==> flow/design.v <==
module SNN(
	clk,
	rst_n,
	in_valid,
	img,
	ker,
	weight,
	out_valid,
	out_data
);
input clk;
input rst_n;
input in_valid;
input [7:0] img;
input [7:0] ker;
input [7:0] weight;
output reg out_valid;
output reg [9:0] out_data;
genvar x, y;
reg [6:0] count_in;
wire [2:0] count_in_x;
wire [1:0] count_in_y;
wire [2:0] count_row;
reg [7:0] image[2:0][5:0];
reg [7:0] kernel[8:0];
reg [7:0] fc_weight[3:0];
reg conv_in_valid;
wire conv_out_valid;
reg [63:0] next_conv_in;
reg [71:0] conv_in;
wire [19:0] conv_out;
wire [7:0] conv_quantize_out;
wire conv_quantize_out_valid;
wire [7:0] max_pool_out;
wire max_pool_out_valid;
wire [16:0] fc_out_1;
wire [16:0] fc_out_2;
wire fc_out_valid;
wire [7:0] fc_quantization_out_1;
wire [7:0] fc_quantization_out_2;
wire fc_quantization_out_valid;
wire [9:0] l1_out;
wire l1_out_valid;
assign count_in_x = count_in % 'd6;
assign count_in_y = (count_in / 'd6) % 'd3;
assign count_row = (count_in / 'd6) % 'd6;
always@(posedge clk or negedge rst_n) begin
	if(!rst_n)
		count_in <= 0;
	else if(in_valid)
		count_in <= count_in + 1;
	else
		count_in <= 0;
end
generate
for(x=0;x<6;x=x+1) begin
	for(y=0;y<3;y=y+1) begin
		always@(posedge clk) begin
			if(x == count_in_x && count_in_y == y)
				image[y][x] <= img;
			else
				image[y][x] <= image[y][x];
		end
	end
end
for(x=0;x<9;x=x+1) begin
	always@(posedge clk) begin
		if(x == count_in)
			kernel[x] <= ker;
		else
			kernel[x] <= kernel[x];
	end
end
for(x=0;x<4;x=x+1) begin
	always@(posedge clk) begin
		if(in_valid && x == count_in)
			fc_weight[x] <= weight;
		else
			fc_weight[x] <= fc_weight[x];
	end
end
endgenerate
wire [23:0] row1;
wire [23:0] row2;
wire [23:0] row3;
assign row1 = {image[0][count_in_x],image[0][count_in_x-1],image[0][count_in_x-2]};
assign row2 = {image[1][count_in_x],image[1][count_in_x-1],image[1][count_in_x-2]};
assign row3 = {image[2][count_in_x],image[2][count_in_x-1],image[2][count_in_x-2]};
always@(*) begin
	case(count_in_y)
	'd2: next_conv_in = {row3[15:0],row2,row1};
	'd0: next_conv_in = {row1[15:0],row3,row2};
	'd1: next_conv_in = {row2[15:0],row1,row3};
	default: next_conv_in = 0;
	endcase
end
always@(*) begin
	if(count_row > 1 && count_in_x > 1)
		conv_in = {img,next_conv_in};
	else
		conv_in = 0;
end
always@(*) begin
	conv_in_valid = count_row > 1 && count_in_x > 1;
end
conv c1(
	.rst_n(rst_n),
	.clk(clk),
	.clk_valid(clk),
	.in_valid(conv_in_valid),
	.kernel({kernel[8],kernel[7],kernel[6],kernel[5],kernel[4],kernel[3],kernel[2],kernel[1],kernel[0]}),
	.image(conv_in),
	.out_valid(conv_out_valid),
	.out(conv_out)
);
quatization_1 q1(
	.rst_n(rst_n),
	.clk(clk),
	.in_valid(conv_out_valid),
	.in(conv_out),
	.out(conv_quantize_out),
	.out_valid(conv_quantize_out_valid)
);
max_pool m1(
	.rst_n(rst_n),
	.clk(clk),
	.in_valid(conv_quantize_out_valid),
	.in(conv_quantize_out),
	.out(max_pool_out),
	.out_valid(max_pool_out_valid)
);
fully_connect fc1(
	.rst_n(rst_n),
	.clk(clk),
	.in_valid(max_pool_out_valid),
	.in(max_pool_out),
	.weight({fc_weight[3],fc_weight[2],fc_weight[1],fc_weight[0]}),
	.out_1(fc_out_1),
	.out_2(fc_out_2),
	.out_valid(fc_out_valid)
);
quatization_2 q2(
	.rst_n(rst_n),
	.clk(clk),
	.in_valid(fc_out_valid),
	.in_1(fc_out_1),
	.in_2(fc_out_2),
	.out_1(fc_quantization_out_1),
	.out_2(fc_quantization_out_2),
	.out_valid(fc_quantization_out_valid)
);
L1_distance l1(
	.rst_n(rst_n),
	.clk(clk),
	.in_valid(fc_quantization_out_valid),
	.in_1(fc_quantization_out_1),
	.in_2(fc_quantization_out_2),
	.out(l1_out),
	.out_valid(l1_out_valid)
);
always@(posedge clk or negedge rst_n) begin
	if(!rst_n) begin
		out_data <= 0;
	end
	else if(l1_out_valid)
		out_data <= l1_out;
	else
		out_data <= 0;
end
always@(posedge clk or negedge rst_n) begin
	if(!rst_n) begin
		out_valid <= 0;
	end
	else
		out_valid <= l1_out_valid;
end
endmodule
module conv(
	input rst_n,
	input clk,
	input clk_valid,
	input in_valid,
	input [71:0] kernel,
	input [71:0] image,
	output reg out_valid,
	output reg [19:0] out
);
wire [15:0] mult_out[8:0];
genvar gen_conv;
generate
for(gen_conv=0;gen_conv<9;gen_conv=gen_conv+1)
	assign mult_out[gen_conv] = kernel[(gen_conv*8)+7:(gen_conv*8)] * image[(gen_conv*8)+7:(gen_conv*8)];
endgenerate
wire [19:0] next_out;
assign next_out = ( (mult_out[0] + mult_out[1]) + (mult_out[2] + mult_out[3]) ) + ( (mult_out[4] + mult_out[5]) + (mult_out[6] + mult_out[7]) + mult_out[8]);
always@(posedge clk) begin
	if(in_valid)
		out <= next_out;
	else
		out <= out;
end
always@(posedge clk_valid or negedge rst_n) begin
	if(!rst_n)
		out_valid <= 0;
	else
		out_valid <= in_valid;
end
endmodule
module quatization_1(
	input rst_n,
	input clk,
	input in_valid,
	input [19:0] in,
	output reg [7:0] out,
	output reg out_valid
);
wire [7:0] next_out;
assign next_out = in / 'd2295;
always@(*) begin
	out = next_out;
end
always@(*) begin
	out_valid = in_valid;
end
endmodule
module max_pool(
	input rst_n,
	input clk,
	input in_valid,
	input [7:0] in,
	output reg [7:0] out,
	output reg out_valid
);
reg [2:0] count_in;
reg [7:0] temp1;
reg [7:0] temp2;
wire [7:0] next_temp;
reg [7:0] cmp_in;
always@(posedge clk or negedge rst_n) begin
	if(!rst_n)
		count_in <= 0;
	else if(in_valid)
		count_in <= count_in + 1;
	else
		count_in <= count_in;
end
always@(posedge clk) begin
	if(in_valid && count_in == 0)
		temp1 <= in;
	else if(in_valid && (count_in == 'd1 || count_in == 'd4))
		temp1 <= next_temp;
	else
		temp1 <= temp1;
end
always@(posedge clk) begin
	if(in_valid && count_in == 'd2)
		temp2 <= in;
	else if(in_valid && (count_in == 'd3 || count_in == 'd6))
		temp2 <= next_temp;
	else
		temp2 <= temp2;
end
always@(*) begin
	case(count_in)
	'd1,'d4,'d5: cmp_in = temp1;
	'd3,'d6,'d7: cmp_in = temp2;
	default: cmp_in = temp1;
	endcase
end
assign next_temp = (cmp_in > in) ? cmp_in : in;
always@(posedge clk) begin
	if(count_in == 'd5 || count_in == 'd7)
		out <= next_temp;
	else
		out <= out;
end
always@(posedge clk or negedge rst_n) begin
	if(!rst_n)
		out_valid <= 0;
	else
		out_valid <= (count_in == 'd5 || count_in == 'd7) && in_valid;
end
endmodule
module fully_connect(
	input rst_n,
	input clk,
	input in_valid,
	input [7:0] in,
	input [31:0] weight,
	output reg [16:0] out_1,
	output reg [16:0] out_2,
	output reg out_valid
);
reg count_in;
wire [15:0] mul_out_1;
wire [15:0] mul_out_2;
reg [7:0] mul_in_1;
reg [7:0] mul_in_2;
reg [15:0] temp1;
reg [15:0] temp2;
always@(posedge clk or negedge rst_n) begin
	if(!rst_n)
		count_in <= 0;
	else if(in_valid)
		count_in <= ~count_in;
	else
		count_in <= count_in;
end
always@(*) begin
	case(count_in)
	'd0: mul_in_1 = weight[7:0];
	'd1: mul_in_1 = weight[23:16];
	endcase
end
always@(*) begin
	case(count_in)
	'd0: mul_in_2 = weight[15:8];
	'd1: mul_in_2 = weight[31:24];
	endcase
end
assign mul_out_1 = mul_in_1 * in;
assign mul_out_2 = mul_in_2 * in;
always@(posedge clk) begin
	if(in_valid)
		temp1 <= mul_out_1;
	else
		temp1 <= temp1;
end
always@(posedge clk) begin
	if(in_valid)
		temp2 <= mul_out_2;
	else
		temp2 <= temp2;
end
always@(*) begin
	if(in_valid && count_in)
		out_1 = mul_out_1 + temp1;
	else
		out_1 = 0;
end
always@(*) begin
	if(in_valid && count_in)
		out_2 = mul_out_2 + temp2;
	else
		out_2 = 0;
end
always@(*) begin
	out_valid = in_valid && count_in;
end
endmodule
module quatization_2(
	input rst_n,
	input clk,
	input in_valid,
	input [16:0] in_1,
	input [16:0] in_2,
	output reg [7:0] out_1,
	output reg [7:0] out_2,
	output reg out_valid
);
always@(*) begin
	out_1 = in_1 / 'd510;
end
always@(*) begin
	out_2 = in_2 / 'd510;
end
always@(*) begin
	out_valid = in_valid;
end
endmodule
module L1_distance(
	input rst_n,
	input clk,
	input in_valid,
	input [7:0] in_1,
	input [7:0] in_2,
	output reg [9:0] out,
	output reg out_valid
);
reg [1:0] count_in;
reg [7:0] temp [3:0];
wire [7:0] next_temp[3:0];
always@(posedge clk or negedge rst_n) begin
	if(!rst_n)
		count_in <= 0;
	else if(in_valid)
		count_in <= count_in + 1;
	else
		count_in <= count_in;
end
always@(posedge clk) begin
	if(in_valid && count_in == 0) begin
		temp[0] <= in_1;
		temp[1] <= in_2;
	end
	else if(in_valid && count_in == 'd1) begin
		temp[2] <= in_1;
		temp[3] <= in_2;
	end
	else begin
		temp[0] <= temp[0];
		temp[1] <= temp[1];
		temp[2] <= temp[2];
		temp[3] <= temp[3];
	end
end
reg [7:0] adder_in_1;
reg [7:0] adder_in_2;
reg [7:0] adder_in_3;
reg [7:0] adder_in_4;
always@(*) begin
	if(count_in == 'd2) begin
		adder_in_1 = (temp[0] > in_1) ? temp[0] - in_1 : in_1 - temp[0];
		adder_in_2 = (temp[1] > in_2) ? temp[1] - in_2 : in_2 - temp[1];
	end
	else begin
		adder_in_1 = 0;
		adder_in_2 = 0;
	end
end
always@(*) begin
	if(count_in == 'd3) begin
		adder_in_3 = (temp[2] > in_1) ? temp[2] - in_1 : in_1 - temp[2];
		adder_in_4 = (temp[3] > in_2) ? temp[3] - in_2 : in_2 - temp[3];
	end
	else begin
		adder_in_3 = 0;
		adder_in_4 = 0;
	end
end
wire [7:0] real_adder_in_1;
wire [7:0] real_adder_in_2;
assign real_adder_in_1 = (count_in == 'd3) ? adder_in_3 : adder_in_1;
assign real_adder_in_2 = (count_in == 'd3) ? adder_in_4 : adder_in_2;
wire [8:0] adder_out;
assign adder_out = real_adder_in_1 + real_adder_in_2;
reg [8:0] temp_out;
always@(posedge clk) begin
	if(count_in == 'd2)
		temp_out <= adder_out;
	else
		temp_out <= temp_out;
end
wire [9:0] sum;
wire [9:0] next_out;
assign sum = adder_out + temp_out;
assign next_out = (sum > 'd15) ? sum : 0;
always@(*) begin
	out = next_out;
end
always@(*) begin
	out_valid = count_in == 'd3 && in_valid;
end
endmodule
Ticket comment

=== Reports on SNN ===
Tool output for the design above before and after an edit, in the order of the flow.
Lines under "original" count in the file above, lines under "edited" in the edited file.
"change": "edited" minus "original" as printed here. "rel. change": 100 x difference / "original".
Operators: Yosys type, input widths -> output width; for muxes data width and select width s.
The mark n/a stands for no value.

* Top module: SNN
* Clock input: clk
* Cell library: sky130hd
* Library corner: tt_025C_1v80

=== Edit of the RTL ===
The edit as a unified diff against the file above.
A script made this edit. It was not meant as an optimisation and need not keep what the design does.

<pre>
@@ -275,8 +275,5 @@
 		out <= out;
 end
-always@(posedge clk or negedge rst_n) begin
-	if(!rst_n)
-		out_valid <= 0;
-	else
+always@(posedge clk) begin
 		out_valid <= (count_in == 'd5 || count_in == 'd7) && in_valid;
 end
</pre>

=== Word-level counts ===
Source: Yosys, flattened and elaborated. Widths are those after wreduce. Registers that Yosys merges into a memory's read port (data or address) are not register bits. Print and check cells do not count.

{| class="wikitable"
|+ Operators by class
! item !! original !! edited !! change !! rel. change (%)
|-
| $add $sub $neg || 34 || 34 || 0 || 0.00
|-
| $mul || 11 || 11 || 0 || 0.00
|-
| bitwise logic cells || 2 || 2 || 0 || 0.00
|-
| equal/unequal tests || 178 || 178 || 0 || 0.00
|-
| order comparisons || 8 || 8 || 0 || 0.00
|-
| mux-type cells || 32 || 32 || 0 || 0.00
|-
| shift-type cells || 0 || 0 || 0 || n/a
|-
| reductions and logical operators || 53 || 53 || 0 || 0.00
|-
| divide/modulo/power cells || 7 || 7 || 0 || 0.00
|}

{| class="wikitable"
|+ Operators by type and width
! operator !! original !! edited !! change !! rel. change (%)
|-
| $eq 5x4->1 const B || 72 || 72 || 0 || 0.00
|-
| $eq 5x3->1 const B || 36 || 36 || 0 || 0.00
|-
| $logic_and 1x1->1 || 32 || 32 || 0 || 0.00
|-
| $eq 5x2->1 const B || 18 || 18 || 0 || 0.00
|-
| $eq 5x5->1 const B || 18 || 18 || 0 || 0.00
|-
| $mux 8 || 14 || 14 || 0 || 0.00
|-
| $mul 8x8->16 || 11 || 11 || 0 || 0.00
|-
| $eq 5x1->1 const B || 9 || 9 || 0 || 0.00
|-
| $logic_not 5->1 || 9 || 9 || 0 || 0.00
|-
| $pmux 8 s18 || 9 || 9 || 0 || 0.00
|-
| $sub 8x8->8 || 8 || 8 || 0 || 0.00
|-
| $add 16x16->17 || 6 || 6 || 0 || 0.00
|-
| $gt 8x8->1 || 5 || 5 || 0 || 0.00
|-
| $eq 3x3->1 const B || 4 || 4 || 0 || 0.00
|-
| $eq 3x7->1 const A || 4 || 4 || 0 || 0.00
|-
| $add 20x20->20 || 3 || 3 || 0 || 0.00
|-
| $add 3x5->5 const A || 3 || 3 || 0 || 0.00
|-
| $add 4x5->5 const A || 3 || 3 || 0 || 0.00
|-
| $eq 2x2->1 const B || 3 || 3 || 0 || 0.00
|-
| $logic_or 1x1->1 || 3 || 3 || 0 || 0.00
|-
| $div 17x9->32 const B || 2 || 2 || 0 || 0.00
|-
| $eq 2x1->1 const B || 2 || 2 || 0 || 0.00
|-
| $eq 2x3->1 const A || 2 || 2 || 0 || 0.00
|-
| $eq 2x7->1 const A || 2 || 2 || 0 || 0.00
|-
| $eq 3x2->1 const B || 2 || 2 || 0 || 0.00
|-
| $eq 3x3->1 const A || 2 || 2 || 0 || 0.00
|-
| $gt 3x1->1 const B || 2 || 2 || 0 || 0.00
|-
| $logic_not 2->1 || 2 || 2 || 0 || 0.00
|}

Not every row of either side is listed.

{| class="wikitable"
|+ Storage and ports
! item !! original !! edited !! change !! rel. change (%)
|-
| register bits || 391 || 391 || 0 || 0.00
|-
| bits in latches || 0 || 0 || 0 || n/a
|-
| ROM bits || 0 || 0 || 0 || n/a
|-
| memories kept || 0 || 0 || 0 || n/a
|-
| word width x clocked read ports || 0 || 0 || 0 || n/a
|-
| memory bits (writable) || 0 || 0 || 0 || n/a
|}

=== Depth ===
Yosys ltp: most cells in a row. Word level: on the elaborated netlist, between registers, memories and ports. Mapped: between sequential cells and ports; inverters and the memories' decode and read muxes count.

{| class="wikitable"
|+ Depth
! item !! original !! edited !! change !! rel. change (%)
|-
| depth in word-level cells || 15 || 15 || 0 || 0.00
|-
| ABC_AREA || 0 || 0 || n/a || n/a
|-
| gate-level depth with buffers || 79 || 83 || +4 || +5.06
|-
| depth with buffers taken out || 76 || 79 || +3 || +3.95
|}

=== Mapped cells and area ===
Yosys stat after the flow's synthesis: flattened, memories mapped to cells. It holds for the ABC_AREA given above (unset counts as 0); a run with the other value may have another netlist.

{| class="wikitable"
|+ Mapped netlist
! item !! original !! edited !! change !! rel. change (%)
|-
| standard cells after synthesis || 6,362 || 6,526 || +164 || +2.58
|-
| mapped flip-flops || 391 || 391 || 0 || 0.00
|-
| chip area (Yosys) (µm²) || 57,173.6 || 57,765.4 || +591.8 || +1.04
|}

{| class="wikitable"
|+ Cells by type
! cell !! original !! edited !! change !! rel. change (%)
|-
| sky130_fd_sc_hd__nand2_1 || 571 || 688 || +117 || +20.49
|-
| sky130_fd_sc_hd__a21oi_1 || 286 || 323 || +37 || +12.94
|-
| sky130_fd_sc_hd__and3_1 || 149 || 118 || -31 || -20.81
|-
| sky130_fd_sc_hd__mux2i_1 || 65 || 88 || +23 || +35.38
|-
| sky130_fd_sc_hd__nor2_1 || 351 || 373 || +22 || +6.27
|-
| sky130_fd_sc_hd__mux2_2 || 39 || 19 || -20 || -51.28
|-
| sky130_fd_sc_hd__xnor2_1 || 160 || 144 || -16 || -10.00
|-
| sky130_fd_sc_hd__and2_1 || 228 || 243 || +15 || +6.58
|-
| sky130_fd_sc_hd__o211ai_1 || 29 || 44 || +15 || +51.72
|-
| sky130_fd_sc_hd__nand4_1 || 86 || 73 || -13 || -15.12
|-
| sky130_fd_sc_hd__o21bai_1 || 83 || 70 || -13 || -15.66
|-
| sky130_fd_sc_hd__o22ai_1 || 40 || 27 || -13 || -32.50
|-
| sky130_fd_sc_hd__clkbuf_1 || 188 || 200 || +12 || +6.38
|-
| sky130_fd_sc_hd__a31oi_1 || 39 || 51 || +12 || +30.77
|-
| sky130_fd_sc_hd__nor3_1 || 112 || 101 || -11 || -9.82
|-
| sky130_fd_sc_hd__a311oi_1 || 3 || 14 || +11 || +366.67
|-
| sky130_fd_sc_hd__buf_1 || 33 || 43 || +10 || +30.30
|-
| sky130_fd_sc_hd__o2111ai_1 || 9 || 19 || +10 || +111.11
|}

Not every row of either side is listed.
The figures by module come from a second, unflattened synthesis with its own total; it is not the netlist above.

{| class="wikitable"
|+ Second synthesis, totals
! item !! original !! edited !! change !! rel. change (%)
|-
| cell total of the unflattened synthesis || 6,526 || 6,526 || 0 || 0.00
|-
| area total of the unflattened synthesis (µm²) || 60,402.9 || 60,397.9 || -5.0 || -0.01
|}

Rows give one instance, submodules left out.

{| class="wikitable"
|+ By module, original
! module !! seq. area (µm²) !! cells !! times used !! area (µm²)
|-
| conv || 625.6 || 2,168 || 1 || 21,015.2
|-
| SNN || 7,897.6 || 1,854 || 1 || 18,492.7
|-
| fully_connect || 985.9 || 767 || 1 || 6,990.5
|-
| L1_distance || 1,281.2 || 502 || 1 || 4,753.3
|-
| quatization_1 || 0.0 || 558 || 1 || 3,907.5
|-
| quatization_2 || 0.0 || 564 || 1 || 3,632.2
|-
| max_pool || 820.8 || 113 || 1 || 1,611.5
|}

{| class="wikitable"
|+ By module, edited
! module !! seq. area (µm²) !! cells !! times used !! area (µm²)
|-
| conv || 625.6 || 2,168 || 1 || 21,015.2
|-
| SNN || 7,897.6 || 1,854 || 1 || 18,492.7
|-
| fully_connect || 985.9 || 767 || 1 || 6,990.5
|-
| L1_distance || 1,281.2 || 502 || 1 || 4,753.3
|-
| quatization_1 || 0.0 || 558 || 1 || 3,907.5
|-
| quatization_2 || 0.0 || 564 || 1 || 3,632.2
|-
| max_pool || 815.8 || 113 || 1 || 1,606.5
|}

=== Timing after synthesis ===
Source: OpenSTA report_checks on the synthesized netlist (no wires, ideal clock, input and output delay 20% of the period each), path of least setup slack; recovery checks are left aside. Register names are those of the netlist, which keeps one name where synthesis merged equal registers.

{| class="wikitable"
|+ Timing after synthesis
! item !! original !! edited !! change !! rel. change (%)
|-
| path kind || register -> register || register -> register || n/a || n/a
|-
| from || reg fc1.count_in || reg fc1.count_in || n/a || n/a
|-
| to || reg out_data[2] || reg out_data[2] || n/a || n/a
|-
| stages || 73 || 75 || +2 || +2.74
|-
| clock period (ns) || 17.0 || 17.0 || 0.0 || 0.00
|-
| data arrival time (ns) || 16.927 || 16.883 || -0.044 || -0.26
|-
| path buffers || 4 || 7 || +3 || +75.00
|-
| setup slack (ns) || -0.050 || -0.006 || +0.044 || n/a
|-
| path delay (ns) || 17.050 || 17.006 || -0.044 || -0.26
|-
| launch time at the first pin (ns) || 0.000 || 0.000 || 0.000 || n/a
|-
| required time (ns) || 16.877 || 16.877 || 0.000 || 0.00
|-
| synthesis period reached (ns) || 17.05 || 17.006 || -0.044 || -0.26
|}

"path delay" = arrival - input delay + setup time.
"stages": output pins that drive a net of the path, with the launching flip-flop's if there is one; two outputs of one cell count as two.
"synthesis period reached" is the clock period less the worst setup slack; recovery checks do not enter. This is arithmetic on one report: input and output delays are still those of the set period (20% each).
Between the ends stands the longest chain of elaborated cells between them, by number of cells; it is not shown to be the way that was timed. Of several equally long chains one is given.
Each line given opens the expression or statement behind the cell; cells for indexed reads and writes are added by Yosys, which also makes memories of some case tables.
At most two assigning lines are given for a register; there are more.

Between the ends, after synthesis, original:
* Cell sequence: sky130_fd_sc_hd__dfrtp_1 sky130_fd_sc_hd__clkbuf_1 sky130_fd_sc_hd__clkbuf_1 sky130_fd_sc_hd__mux2i_1 sky130_fd_sc_hd__nand2b_1 sky130_fd_sc_hd__fa_1 sky130_fd_sc_hd__fa_1 sky130_fd_sc_hd__inv_1 sky130_fd_sc_hd__fa_1 sky130_fd_sc_hd__inv_1 sky130_fd_sc_hd__fa_1 sky130_fd_sc_hd__inv_1 sky130_fd_sc_hd__ha_1 sky130_fd_sc_hd__a21oi_1 sky130_fd_sc_hd__o21bai_1 sky130_fd_sc_hd__a21oi_1 sky130_fd_sc_hd__xnor2_1 sky130_fd_sc_hd__ha_1 (+37 left out) sky130_fd_sc_hd__clkbuf_1 sky130_fd_sc_hd__mux2_2 sky130_fd_sc_hd__o22ai_1 sky130_fd_sc_hd__ha_1 sky130_fd_sc_hd__a21o_1 sky130_fd_sc_hd__a21oi_1 sky130_fd_sc_hd__o21bai_1 sky130_fd_sc_hd__a21oi_1 sky130_fd_sc_hd__xnor2_1 sky130_fd_sc_hd__ha_1 sky130_fd_sc_hd__inv_1 sky130_fd_sc_hd__o21bai_1 sky130_fd_sc_hd__a21oi_1 sky130_fd_sc_hd__nor2_1 sky130_fd_sc_hd__nor2_1 sky130_fd_sc_hd__xor2_1 sky130_fd_sc_hd__a41o_1 sky130_fd_sc_hd__nor3_1
* Elaborated cells on any way between the ends: 38
* Classes of those cells: add/sub (12); mul (2); div (2); compare (5); mux (14); logic (1); reduce/logical (2)

{| class="wikitable"
|+ Ends and longest elaborated chain, after synthesis, original
! item !! RTL line !! text
|-
| start: declaration || 294 || <nowiki>reg count_in;</nowiki>
|-
| start: assignment || 305 || <nowiki>count_in <= ~count_in;</nowiki>
|-
| start: assignment || 307 || <nowiki>count_in <= count_in;</nowiki>
|-
| end: assignment || 163 || <nowiki>out_data <= 0;</nowiki>
|-
| end: assignment || 166 || <nowiki>out_data <= l1_out;</nowiki>
|-
| end: declaration || 18 || <nowiki>output reg [9:0] out_data;</nowiki>
|}

original: No chain of elaborated cells between the ends is given.

Between the ends, after synthesis, edited:
* Cell sequence: sky130_fd_sc_hd__dfrtp_1 sky130_fd_sc_hd__clkbuf_1 sky130_fd_sc_hd__buf_1 sky130_fd_sc_hd__mux2i_1 sky130_fd_sc_hd__nand2b_1 sky130_fd_sc_hd__fa_1 sky130_fd_sc_hd__fa_1 sky130_fd_sc_hd__inv_1 sky130_fd_sc_hd__fa_1 sky130_fd_sc_hd__inv_1 sky130_fd_sc_hd__fa_1 sky130_fd_sc_hd__inv_1 sky130_fd_sc_hd__ha_1 sky130_fd_sc_hd__a21oi_1 sky130_fd_sc_hd__o21bai_1 sky130_fd_sc_hd__a21oi_1 sky130_fd_sc_hd__o21bai_1 sky130_fd_sc_hd__a21oi_1 (+39 left out) sky130_fd_sc_hd__a21oi_1 sky130_fd_sc_hd__clkbuf_1 sky130_fd_sc_hd__mux2i_1 sky130_fd_sc_hd__a22o_1 sky130_fd_sc_hd__fa_1 sky130_fd_sc_hd__xor2_1 sky130_fd_sc_hd__ha_1 sky130_fd_sc_hd__nor2b_1 sky130_fd_sc_hd__o21ai_0 sky130_fd_sc_hd__nand2b_1 sky130_fd_sc_hd__a21oi_1 sky130_fd_sc_hd__o21bai_1 sky130_fd_sc_hd__a21oi_1 sky130_fd_sc_hd__nor2_1 sky130_fd_sc_hd__nor2_1 sky130_fd_sc_hd__xor2_1 sky130_fd_sc_hd__a41o_1 sky130_fd_sc_hd__nor3_1
* Cells in the longest elaborated chain: 15
* Elaborated cells on any way between the ends: 38
* Classes of those cells: add/sub (12); mul (2); div (2); compare (5); mux (14); logic (1); reduce/logical (2)

{| class="wikitable"
|+ Ends and longest elaborated chain, after synthesis, edited
! item !! RTL line !! text
|-
| start: declaration || 291 || <nowiki>reg count_in;</nowiki>
|-
| start: assignment || 302 || <nowiki>count_in <= ~count_in;</nowiki>
|-
| start: assignment || 304 || <nowiki>count_in <= count_in;</nowiki>
|-
| $not 1->1 || 313 || <nowiki>case(count_in)</nowiki>
|-
| $pmux 8 s2 || 313 ||
|-
| $mul 8x8->16 || 319 || <nowiki>assign mul_out_2 = mul_in_2 * in;</nowiki>
|-
| $add 16x16->17 || 340 || <nowiki>out_2 = mul_out_2 + temp2;</nowiki>
|-
| $mux 17 || 339 || <nowiki>if(in_valid && count_in)</nowiki>
|-
| $div 17x9->32 || 362 || <nowiki>out_2 = in_2 / 'd510;</nowiki>
|-
| $sub 8x8->8 || 411 || <nowiki>adder_in_2 = (temp[1] > in_2) ? temp[1] - in_2 : in_2 - temp[1];</nowiki>
|-
| $mux 8 || 411 ||
|-
| $mux 8 || 409 || <nowiki>if(count_in == 'd2) begin</nowiki>
|-
| $mux 8 || 431 || <nowiki>assign real_adder_in_2 = (count_in == 'd3) ? adder_in_4 : adder_in_2;</nowiki>
|-
| $add 8x8->9 || 433 || <nowiki>assign adder_out = real_adder_in_1 + real_adder_in_2;</nowiki>
|-
| $add 9x9->10 || 443 || <nowiki>assign sum = adder_out + temp_out;</nowiki>
|-
| $gt 10x4->1 || 444 || <nowiki>assign next_out = (sum > 'd15) ? sum : 0;</nowiki>
|-
| $mux 10 || 444 ||
|-
| $mux 10 || 165 || <nowiki>else if(l1_out_valid)</nowiki>
|-
| end: assignment || 163 || <nowiki>out_data <= 0;</nowiki>
|-
| end: assignment || 166 || <nowiki>out_data <= l1_out;</nowiki>
|-
| end: declaration || 18 || <nowiki>output reg [9:0] out_data;</nowiki>
|}

=== Path in the finished layout ===
Path of least setup slack in the final report of the runs of pair 1 (OpenROAD, finished layout, wires in). Where an end is a register, its clock arrival counts in the times.

{| class="wikitable"
|+ Timing after layout
! item !! original !! edited !! change !! rel. change (%)
|-
| path kind || register -> register || register -> register || n/a || n/a
|-
| from || reg count_in[6] || reg fc1.count_in || n/a || n/a
|-
| to || reg c1.out[18] || reg out_data[2] || n/a || n/a
|-
| path buffers || 2 || 8 || +6 || +300.00
|-
| required time (ns) || 17.03 || 17.03 || 0.00 || 0.00
|-
| data arrival time (ns) || 16.33 || 16.32 || -0.01 || -0.06
|-
| launch time at the first pin (ns) || 0.63 || 0.65 || +0.02 || +3.17
|-
| clock period (ns) || 16.5 || 16.5 || 0.0 || 0.00
|-
| stages || 61 || 75 || +14 || +22.95
|-
| setup slack (ns) || 0.70 || 0.72 || +0.02 || n/a
|}

Between the ends stands the longest chain of elaborated cells between them, by number of cells; it is not shown to be the way that was timed. Of several equally long chains one is given.
At most two assigning lines are given for a register; there are more.

Between the ends, after layout, original:
* Cell sequence: sky130_fd_sc_hd__dfrtp_1 sky130_fd_sc_hd__ha_1 sky130_fd_sc_hd__nand2b_1 sky130_fd_sc_hd__nor2_1 sky130_fd_sc_hd__o21ai_0 sky130_fd_sc_hd__o311ai_2 sky130_fd_sc_hd__o21ai_0 sky130_fd_sc_hd__nor2_1 sky130_fd_sc_hd__a21oi_1 sky130_fd_sc_hd__o21ai_0 sky130_fd_sc_hd__o21ai_1 sky130_fd_sc_hd__and2_1 sky130_fd_sc_hd__xnor2_2 sky130_fd_sc_hd__ha_1 sky130_fd_sc_hd__inv_1 sky130_fd_sc_hd__ha_1 sky130_fd_sc_hd__xnor2_2 sky130_fd_sc_hd__nand2_1 (+25 left out) sky130_fd_sc_hd__fa_1 sky130_fd_sc_hd__fa_1 sky130_fd_sc_hd__fa_1 sky130_fd_sc_hd__ha_1 sky130_fd_sc_hd__inv_1 sky130_fd_sc_hd__o21bai_1 sky130_fd_sc_hd__a21oi_1 sky130_fd_sc_hd__o21bai_1 sky130_fd_sc_hd__a21oi_1 sky130_fd_sc_hd__o21bai_1 sky130_fd_sc_hd__a21oi_1 sky130_fd_sc_hd__o21bai_1 sky130_fd_sc_hd__a21o_1 sky130_fd_sc_hd__a21o_1 sky130_fd_sc_hd__a21o_1 sky130_fd_sc_hd__a21oi_1 sky130_fd_sc_hd__xor2_1 sky130_fd_sc_hd__buf_4
* Cells in the longest elaborated chain: 13
* Elaborated cells on any way between the ends: 211
* Classes of those cells: add/sub (19); mul (9); div (4); compare (2); eq/ne (155); mux (11); reduce/logical (11)

{| class="wikitable"
|+ Ends and longest elaborated chain, after layout, original
! item !! RTL line !! text
|-
| start: declaration || 20 || <nowiki>reg [6:0] count_in;</nowiki>
|-
| start: assignment || 49 || <nowiki>count_in <= 0;</nowiki>
|-
| start: assignment || 51 || <nowiki>count_in <= count_in + 1;</nowiki>
|-
| $mod 7x3->32 || 44 || <nowiki>assign count_in_x = count_in % 'd6;</nowiki>
|-
| $sub 3x1->4 || 86 || <nowiki>assign row1 = {image[0][count_in_x],image[0][count_in_x-1],image[0][count_in_x-2]};</nowiki>
|-
| $sub 4x4->5 || 86 ||
|-
| $add 4x5->5 || 86 ||
|-
| $eq 5x5->1 || 86 ||
|-
| $pmux 8 s18 || 86 ||
|-
| $pmux 64 s3 || 90 || <nowiki>case(count_in_y)</nowiki>
|-
| $mux 72 || 98 || <nowiki>if(count_row > 1 && count_in_x > 1)</nowiki>
|-
| $mul 8x8->16 || 192 || <nowiki>assign mult_out[gen_conv] = kernel[(gen_conv*8)+7:(gen_conv*8)] * image[(gen_conv*8)+7:(gen_conv*8)];</nowiki>
|-
| $add 16x16->17 || 195 || <nowiki>assign next_out = ( (mult_out[0] + mult_out[1]) + (mult_out[2] + mult_out[3]) ) + ( (mult_out[4] + mult_out[5] ...</nowiki>
|-
| $add 20x20->20 || 195 ||
|-
| $add 20x16->20 || 195 ||
|-
| $add 20x20->20 || 195 ||
|-
| end: assignment || 198 || <nowiki>out <= next_out;</nowiki>
|-
| end: assignment || 200 || <nowiki>out <= out;</nowiki>
|-
| end: declaration || 186 || <nowiki>output reg [19:0] out</nowiki>
|}

Between the ends, after layout, edited:
* Cell sequence: sky130_fd_sc_hd__dfrtp_1 sky130_fd_sc_hd__buf_4 sky130_fd_sc_hd__buf_4 sky130_fd_sc_hd__mux2i_1 sky130_fd_sc_hd__buf_4 sky130_fd_sc_hd__nand2b_1 sky130_fd_sc_hd__fa_1 sky130_fd_sc_hd__fa_1 sky130_fd_sc_hd__inv_1 sky130_fd_sc_hd__fa_1 sky130_fd_sc_hd__inv_1 sky130_fd_sc_hd__fa_1 sky130_fd_sc_hd__inv_1 sky130_fd_sc_hd__ha_1 sky130_fd_sc_hd__inv_1 sky130_fd_sc_hd__o21bai_1 sky130_fd_sc_hd__a21oi_2 sky130_fd_sc_hd__o21bai_1 (+39 left out) sky130_fd_sc_hd__a21oi_1 sky130_fd_sc_hd__o21ai_1 sky130_fd_sc_hd__or2_2 sky130_fd_sc_hd__a32o_1 sky130_fd_sc_hd__ha_4 sky130_fd_sc_hd__inv_1 sky130_fd_sc_hd__o21bai_1 sky130_fd_sc_hd__a21oi_2 sky130_fd_sc_hd__o21bai_1 sky130_fd_sc_hd__a21oi_2 sky130_fd_sc_hd__xnor2_2 sky130_fd_sc_hd__ha_1 sky130_fd_sc_hd__inv_2 sky130_fd_sc_hd__nor2_1 sky130_fd_sc_hd__nor2_1 sky130_fd_sc_hd__xor2_1 sky130_fd_sc_hd__a41o_1 sky130_fd_sc_hd__nor3_1
* Cells in the longest elaborated chain: 15
* Elaborated cells on any way between the ends: 38
* Classes of those cells: add/sub (12); mul (2); div (2); compare (5); mux (14); logic (1); reduce/logical (2)

{| class="wikitable"
|+ Ends and longest elaborated chain, after layout, edited
! item !! RTL line !! text
|-
| start: declaration || 291 || <nowiki>reg count_in;</nowiki>
|-
| start: assignment || 302 || <nowiki>count_in <= ~count_in;</nowiki>
|-
| start: assignment || 304 || <nowiki>count_in <= count_in;</nowiki>
|-
| $not 1->1 || 307 || <nowiki>case(count_in)</nowiki>
|-
| $pmux 8 s2 || 307 ||
|-
| $mul 8x8->16 || 318 || <nowiki>assign mul_out_1 = mul_in_1 * in;</nowiki>
|-
| $add 16x16->17 || 334 || <nowiki>out_1 = mul_out_1 + temp1;</nowiki>
|-
| $mux 17 || 333 || <nowiki>if(in_valid && count_in)</nowiki>
|-
| $div 17x9->32 || 359 || <nowiki>out_1 = in_1 / 'd510;</nowiki>
|-
| $sub 8x8->8 || 410 || <nowiki>adder_in_1 = (temp[0] > in_1) ? temp[0] - in_1 : in_1 - temp[0];</nowiki>
|-
| $mux 8 || 410 ||
|-
| $mux 8 || 409 || <nowiki>if(count_in == 'd2) begin</nowiki>
|-
| $mux 8 || 430 || <nowiki>assign real_adder_in_1 = (count_in == 'd3) ? adder_in_3 : adder_in_1;</nowiki>
|-
| $add 8x8->9 || 433 || <nowiki>assign adder_out = real_adder_in_1 + real_adder_in_2;</nowiki>
|-
| $add 9x9->10 || 443 || <nowiki>assign sum = adder_out + temp_out;</nowiki>
|-
| $gt 10x4->1 || 444 || <nowiki>assign next_out = (sum > 'd15) ? sum : 0;</nowiki>
|-
| $mux 10 || 444 ||
|-
| $mux 10 || 165 || <nowiki>else if(l1_out_valid)</nowiki>
|-
| end: assignment || 163 || <nowiki>out_data <= 0;</nowiki>
|-
| end: assignment || 166 || <nowiki>out_data <= l1_out;</nowiki>
|-
| end: declaration || 18 || <nowiki>output reg [9:0] out_data;</nowiki>
|}

=== Layout results ===
Runs of the flow (Yosys, OpenROAD) on both versions; the two runs of a pair have the same settings. The constraints put input and output delay at 20% of the set period each and load the outputs with 0.01 pF.

Settings, pair 1:
* period_ns: 16.5
* CAP_MARGIN: 20
* CORE_MARGIN: 2
* CORE_UTILIZATION: 40
* SLEW_MARGIN: 20

{| class="wikitable"
|+ Final reports, pair 1
! item !! original !! edited !! change !! rel. change (%)
|-
| chip area after synthesis (Yosys) (µm²) || 57,173.6 || 57,765.4 || +591.8 || +1.04
|-
| standard-cell area after layout (µm²) || 63,853.7 || 65,514.1 || +1,660.4 || +2.60
|-
| worst hold slack after layout (ns) || 0.547 || 0.557 || +0.010 || n/a
|-
| setup TNS (ns) || 0.000 || 0.000 || 0.000 || n/a
|-
| total power of the final layout (µW) || 4,694 || 9,608 || +4,914 || +104.69
|-
| lowest setup slack (ns) || 0.701 || 0.715 || +0.014 || n/a
|-
| area inside the die boundary (µm²) || 145,974.0 || 147,468.0 || +1,494.0 || +1.02
|}

Settings, pair 2:
* ABC_AREA: 1
* CAP_MARGIN: 35
* CELL_PAD_IN_SITES_DETAIL_PLACEMENT: 0
* CELL_PAD_IN_SITES_GLOBAL_PLACEMENT: 3
* CORE_ASPECT_RATIO: 0.72
* CORE_MARGIN: 8
* CORE_UTILIZATION: 37
* CTS_CLUSTER_DIAMETER: 395
* CTS_CLUSTER_SIZE: 41
* GPL_TIMING_DRIVEN: 1
* HOLD_SLACK_MARGIN: 0.06
* MAX_ROUTING_LAYER: met4
* PLACE_DENSITY: 0.72
* period_ns: 11.7
* SLEW_MARGIN: 20

{| class="wikitable"
|+ Final reports, pair 2
! item !! original !! edited !! change !! rel. change (%)
|-
| chip area after synthesis (Yosys) (µm²) || 56,221.4 || 56,611.8 || +390.4 || +0.69
|-
| standard-cell area after layout (µm²) || 77,555.6 || 77,584.4 || +28.8 || +0.04
|-
| worst hold slack after layout (ns) || 0.575 || 0.586 || +0.011 || n/a
|-
| setup TNS (ns) || -74.037 || -73.844 || +0.193 || n/a
|-
| total power of the final layout (µW) || 5,570 || 5,596 || +26 || +0.47
|-
| lowest setup slack (ns) || -3.145 || -3.186 || -0.041 || n/a
|-
| area inside the die boundary (µm²) || 164,846.0 || 165,948.0 || +1,102.0 || +0.67
|}

"total power of the final layout": no workload was simulated; the value follows from the tool's default switching activity.
